==> flow/design.v <==
module HW3_FPMUL_754SP(Clk, Rst, St, FPmplier, FPmcand, Done, Ovf, Unf, FPproduct);
	input Clk, Rst, St;
	input [31:0] FPmplier, FPmcand;
	output reg [31:0] FPproduct;
	output reg Ovf, Unf, Done;
	wire [47:0] mult_out;
	wire [8:0] expo_out;		 
	reg [22:0] F;
	reg [8:0] E, E_biased;
	reg S;
	reg [1:0] state;
	assign mult_out = ({1'b1, FPmplier[22:0]}) * ({1'b1, FPmcand[22:0]});
	assign expo_out = (FPmplier[30:23] - 8'd127) + (FPmcand[30:23] - 8'd127);
	always @ (posedge Clk)	begin
		Done <= 1'b0;
		Ovf <= 1'b0;
		Unf <= 1'b0;
		if(Rst == 1'b1) begin
			state <= 2'b00;
		end
		else
		case(state)
			0: begin
				if(St == 1'b0)
					state <= 2'b00;
				else
					state <= 2'b01;
			end
			1: begin
				state <= 2'b10;
				S <= FPmplier[31] ^ FPmcand[31];
				if(FPmplier == 32'b0 || FPmcand == 32'b0) begin
					E <= 9'b0;
					E_biased <= 9'b0;
					F <= mult_out[45:23];
				end
				else if(mult_out[47] == 1'b1) begin
					E <= expo_out + 9'b1;
					E_biased <= expo_out + 9'd128;
					F <= mult_out[46:24];
				end
				else begin
					E <= expo_out;
					E_biased <= expo_out + 9'd127;
					F <= mult_out[45:23];
				end
			end
			2: begin
				state <= 2'b0;
				Done <= 1'b1;
				if(E_biased > 8'b11111110)
					Ovf <= 1'b1;
				if(E_biased < 8'b00000001)
					Unf <= 1'b1;
				FPproduct <= {S, E_biased[7:0], F};
			end
			default: begin
				if(St == 1'b0)
					state <= 2'b00;
				else
					state <= 2'b01;
			end
		endcase
	end
endmodule
== From RTL to reports: HW3_FPMUL_754SP ==
Tool output for the design above, in the order of the flow.
Lines are those of the file above, counted from 1.
Not given: n/a
Design
  top module: HW3_FPMUL_754SP
  clock: Clk
  cell library: sky130hd
  timing corner: tt_025C_1v80

== After elaboration ==
Yosys after proc, flatten, opt, wreduce and memory -nomap, before mapping. Enables and synchronous resets that opt folds into registers are not counted as muxes. Memory bits, and registers merged into a memory's read port (data or address), are not among the register bits. Print and check cells are not counted. Equal cells are merged and count once.
Cells by class
  add/subtract/negate cells: 5
  multiply operators: 1
  $lt $le $gt $ge: 2
  equality and inequality tests: 2
  multiplexer cells: 8
  bitwise logic cells: 3
  reductions and logical operators: 6
Operators with widths (count)
  24-bit by 24-bit multiplier with 48-bit output: 1
  32-bit zero test: 2
  23-bit two-way mux: 2
  8-bit by 7-bit subtractor with 9-bit output with constant B: 2
  9-bit by 1-bit < comparator with 1-bit output with constant B: 1
  9-bit by 7-bit adder with 9-bit output with constant B: 1
  9-bit by 8-bit adder with 9-bit output with constant B: 1
  9-bit by 8-bit > comparator with 1-bit output with constant B: 1
  9-bit adder: 1
  9-bit two-way mux: 1
  2-bit AND reduction: 2
  2-bit case mux with 2-bit select: 1
  1-bit two-way mux: 4
  1-bit NOT: 2
  2-bit by 1-bit == test with 1-bit output with constant B: 1
  2-bit == test with constant B: 1
  2-bit OR reduction: 1
  1-bit XOR: 1
  1-bit logical OR: 1
Word-level totals
  register bits: 70
  input bits: 67
  output and inout bits: 35
  word-level cells: 35

== Logic depth ==
Depth = most cells in a row (Yosys ltp): at word level without a register or memory, in the mapped netlist without a sequential cell, where the memories' decode and read muxes count.
Logic depth
  depth after elaboration: 4
  ABC_AREA: 1
  gate-level depth with buffers: 34
  mapped depth without buffers: 32

== After synthesis ==
Yosys stat after the flow's synthesis: flattened, memories mapped to cells. It holds for the ABC_AREA given above (unset counts as 0); a run with the other value may have another netlist.
Cells by type
  sky130_fd_sc_hd__fa_1: count 482, area in all 9.65E+03 sq um
  sky130_fd_sc_hd__inv_1: count 968, area in all 3.63E+03 sq um
  sky130_fd_sc_hd__nand2_1: count 873, area in all 3.28E+03 sq um
  sky130_fd_sc_hd__ha_1: count 185, area in all 2314.72 sq um
  sky130_fd_sc_hd__edfxtp_1: count 65, area in all 1.95E+03 sq um
  sky130_fd_sc_hd__clkbuf_1: count 105, area in all 394.128 sq um
  sky130_fd_sc_hd__nor2_1: count 89, area in all 334.07 sq um
  sky130_fd_sc_hd__nand3_1: count 54, area in all 270.259 sq um
  sky130_fd_sc_hd__a21oi_1: count 48, area in all 240.23 sq um
  sky130_fd_sc_hd__xor2_1: count 15, area in all 131.376 sq um
  sky130_fd_sc_hd__nor4_1: count 20, area in all 125.12 sq um
  sky130_fd_sc_hd__dfxtp_1: count 6, area in all 120.115 sq um
  sky130_fd_sc_hd__o21bai_1: count 16, area in all 120.115 sq um
  sky130_fd_sc_hd__nand4_1: count 18, area in all 112.608 sq um
  sky130_fd_sc_hd__a21oi_2: count 12, area in all 105.101 sq um
  sky130_fd_sc_hd__nand2_2: count 15, area in all 93.84 sq um
  sky130_fd_sc_hd__nor2_4: count 6, area in all 67.565 sq um
  sky130_fd_sc_hd__o21ai_0: count 13, area in all 65.062 sq um
Other cell types: 17; their cells: 59.
Mapped netlist
  cells in the netlist: 3049
  synthesis area: 0.0234062 sq mm
  sequential part of the area: 0.002072 sq mm
  flip-flops: 71
  buffers: 110

== Timing after synthesis ==
OpenSTA on the mapped netlist: ideal clock, no wires. The path of least setup slack (recovery checks aside). Input and output delay are each 20% of the period. Register names are those of the netlist, which keeps one name where synthesis merged equal registers.
Timing post-synthesis
  kind: in2reg
  start: input port FPmcand[3]
  end: register F[10]
  clock period: 8.6 ns
  external input delay: 1.720 ns
  setup time: 0.252 ns
  time at the first pin: 1.720 ns
  data arrival time: 7.579 ns
  required time: 8.348 ns
  path slack: 0.769 ns
  delay of the path: 6.111 ns
  stages on the path: 32
  path buffers: 3
  synthesis period reached: 7.831 ns
"delay of the path" = arrival - input delay + setup time.
"stages on the path": output pins that drive a net of the path, with the launching flip-flop's if there is one; two outputs of one cell count as two.
"synthesis period reached" = period - worst setup slack (recovery checks aside). The figure is calculated, with input and output delays left at 20% of the set period.
The rows between start and end are the longest chain of elaborated cells between them; the timing report does not say that the signal goes this way. Where chains are equally long, one stands for them.
A line is the first line of the expression or statement that the cell stems from. Yosys adds cells for indexed reads and writes and turns some case tables into memories.
At most two assigning lines are given for a register; there are more.
On the way, post-synthesis
  path through: sky130_fd_sc_hd__clkbuf_1 -> sky130_fd_sc_hd__clkbuf_1 -> sky130_fd_sc_hd__nand2_1 -> sky130_fd_sc_hd__fa_1 -> sky130_fd_sc_hd__inv_1 -> sky130_fd_sc_hd__fa_1 -> sky130_fd_sc_hd__inv_1 -> sky130_fd_sc_hd__fa_1 -> sky130_fd_sc_hd__inv_1 -> sky130_fd_sc_hd__fa_1 -> sky130_fd_sc_hd__inv_1 -> sky130_fd_sc_hd__fa_1 -> sky130_fd_sc_hd__inv_1 -> sky130_fd_sc_hd__fa_1 -> sky130_fd_sc_hd__inv_1 -> sky130_fd_sc_hd__fa_1 -> sky130_fd_sc_hd__inv_1 -> sky130_fd_sc_hd__ha_1 -> sky130_fd_sc_hd__nand2_1 -> sky130_fd_sc_hd__nor2_1 -> sky130_fd_sc_hd__inv_1 -> sky130_fd_sc_hd__nor2_2 -> sky130_fd_sc_hd__nand2_1 -> sky130_fd_sc_hd__nor2_2 -> sky130_fd_sc_hd__nand2_2 -> sky130_fd_sc_hd__nand3_2 -> sky130_fd_sc_hd__nand2_2 -> sky130_fd_sc_hd__nand2_4 -> sky130_fd_sc_hd__nand2_4 -> sky130_fd_sc_hd__buf_6 -> sky130_fd_sc_hd__nand2_1 -> sky130_fd_sc_hd__nand2_1
  cells in the longest elaborated chain: 3
  elaborated cells on any way between the ends: 5
  RTL lines with such cells: 3
  those cells by class: mul: 1; mux: 2; reduce/logical: 2
RTL lines, path post-synthesis
  start: declaration: line 3  | input [31:0] FPmplier, FPmcand;
  24-bit by 24-bit multiplier with 48-bit output: line 12  | assign mult_out = ({1'b1, FPmplier[22:0]}) * ({1'b1, FPmcand[22:0]});
  23-bit two-way mux: line 37  | else if(mult_out[47] == 1'b1) begin
  23-bit two-way mux: line 32  | if(FPmplier == 32'b0 || FPmcand == 32'b0) begin
  end: assignment: line 35  | F <= mult_out[45:23];
  end: assignment: line 40  | F <= mult_out[46:24];
  end: declaration: line 8  | reg [22:0] F;

== Path in the finished layout ==
From the final timing report of run 2: the path of least setup slack in the routed layout; clock arrival at registers is part of the times.
Timing after layout
  kind: in2reg
  start: input port FPmplier[17]
  end: register F[21]
  clock period: 8.6 ns
  external input delay: 1.72 ns
  setup time: 0.25 ns
  time at the first pin: 1.72 ns
  data arrival time: 8.62 ns
  required time: 8.70 ns
  path slack: 0.08 ns
  stages on the path: 27
  path buffers: 2
The rows between start and end are the longest chain of elaborated cells between them; the timing report does not say that the signal goes this way. Where chains are equally long, one stands for them.
At most two assigning lines are given for a register; there are more.
On the way, after layout
  path through: sky130_fd_sc_hd__clkdlybuf4s50_1 -> sky130_fd_sc_hd__buf_4 -> sky130_fd_sc_hd__nand2_1 -> sky130_fd_sc_hd__fa_1 -> sky130_fd_sc_hd__inv_1 -> sky130_fd_sc_hd__fa_1 -> sky130_fd_sc_hd__inv_1 -> sky130_fd_sc_hd__fa_1 -> sky130_fd_sc_hd__inv_1 -> sky130_fd_sc_hd__fa_1 -> sky130_fd_sc_hd__fa_1 -> sky130_fd_sc_hd__fa_1 -> sky130_fd_sc_hd__inv_1 -> sky130_fd_sc_hd__fa_1 -> sky130_fd_sc_hd__inv_1 -> sky130_fd_sc_hd__ha_1 -> sky130_fd_sc_hd__nand2_1 -> sky130_fd_sc_hd__nor2_1 -> sky130_fd_sc_hd__nand2_1 -> sky130_fd_sc_hd__nor2_1 -> sky130_fd_sc_hd__nand3_1 -> sky130_fd_sc_hd__nand3_1 -> sky130_fd_sc_hd__nand2_1 -> sky130_fd_sc_hd__nand2_1 -> sky130_fd_sc_hd__inv_1 -> sky130_fd_sc_hd__nand2_1 -> sky130_fd_sc_hd__nand2_1
  cells in the longest elaborated chain: 3
  elaborated cells on any way between the ends: 5
  RTL lines with such cells: 3
  those cells by class: mul: 1; mux: 2; reduce/logical: 2
RTL lines, path after layout
  start: declaration: line 3  | input [31:0] FPmplier, FPmcand;
  24-bit by 24-bit multiplier with 48-bit output: line 12  | assign mult_out = ({1'b1, FPmplier[22:0]}) * ({1'b1, FPmcand[22:0]});
  23-bit two-way mux: line 37  | else if(mult_out[47] == 1'b1) begin
  23-bit two-way mux: line 32  | if(FPmplier == 32'b0 || FPmcand == 32'b0) begin
  end: assignment: line 35  | F <= mult_out[45:23];
  end: assignment: line 40  | F <= mult_out[46:24];
  end: declaration: line 8  | reg [22:0] F;

Subject: flow runs of HW3_FPMUL_754SP

Hi,

Measured data: module HW3_FPMUL_754SP, platform sky130hd, 5 stored runs of the flow under differing settings, order arbitrary. Input and output delays are each 20% of the period that was set; the output load is 0.01 pF.
"achieved clock period" is the run's clock period less its worst setup slack. It is reckoned from that one timing run; input and output delays stay at 20% of the period that was set.
By "worst setup path time" is meant the share of the clock period that the worst setup path is allowed (20% is reserved at inputs, 20% at outputs), minus its slack. Clock arrival times at its registers enter into it.
[run 1] settings: ABC_AREA=1, CELL_PAD_IN_SITES_DETAIL_PLACEMENT=1, CELL_PAD_IN_SITES_GLOBAL_PLACEMENT=2, CORE_ASPECT_RATIO=1.12, CORE_UTILIZATION=58, CTS_CLUSTER_DIAMETER=170, GPL_ROUTABILITY_DRIVEN=0, HOLD_SLACK_MARGIN=0.04, PLACE_DENSITY=0.59, SLEW_MARGIN=5, period_ns=8.6, CAP_MARGIN=20, CORE_MARGIN=2
[run 1] result: did not finish, placement stopped with GPL-0301
[run 2] settings: ABC_AREA=1, CELL_PAD_IN_SITES_DETAIL_PLACEMENT=1, CORE_ASPECT_RATIO=1.25, CORE_UTILIZATION=58, CTS_CLUSTER_DIAMETER=170, HOLD_SLACK_MARGIN=0.04, PLACE_DENSITY=0.59, SLEW_MARGIN=5, period_ns=8.6, CAP_MARGIN=20, CORE_MARGIN=2
[run 2] result: chip area after synthesis (Yosys) 0.0234062 sq mm, die area 0.0419892 sq mm, standard-cell area of the final layout 0.0262277 sq mm, utilization 0.657, worst setup slack after layout 0.079 ns, total negative slack 0.000 ns, worst hold slack 0.420 ns, achieved clock period 8.521 ns, worst setup path time 6.80 ns, worst setup path kind in2reg
[run 3] settings: ABC_AREA=1, CAP_MARGIN=20, CELL_PAD_IN_SITES_DETAIL_PLACEMENT=2, CELL_PAD_IN_SITES_GLOBAL_PLACEMENT=3, CORE_UTILIZATION=46, PLACE_DENSITY_LB_ADDON=0.08, SETUP_SLACK_MARGIN=2.17, SLEW_MARGIN=0, period_ns=9.19, CORE_MARGIN=2
[run 3] result: did not finish, placement stopped with FLW-0024
[run 4] settings: period_ns=8.6, CAP_MARGIN=20, CORE_MARGIN=2, CORE_UTILIZATION=40, SLEW_MARGIN=20
[run 4] result: chip area after synthesis (Yosys) 0.0217534 sq mm, die area 0.0562638 sq mm, standard-cell area of the final layout 0.0273312 sq mm, utilization 0.508, worst setup slack after layout 0.168 ns, total negative slack 0.000 ns, worst hold slack 0.416 ns, achieved clock period 8.432 ns, worst setup path time 6.71 ns, worst setup path kind in2reg
[run 5] settings: period_ns=8.51, CAP_MARGIN=20, CORE_MARGIN=2, CORE_UTILIZATION=40, SLEW_MARGIN=20
[run 5] result: chip area after synthesis (Yosys) 0.0217534 sq mm, die area 0.0562638 sq mm, standard-cell area of the final layout 0.0274914 sq mm, utilization 0.511, worst setup slack after layout 0.157 ns, total negative slack 0.000 ns, worst hold slack 0.416 ns, achieved clock period 8.353 ns, worst setup path time 6.65 ns, worst setup path kind in2reg

Regards
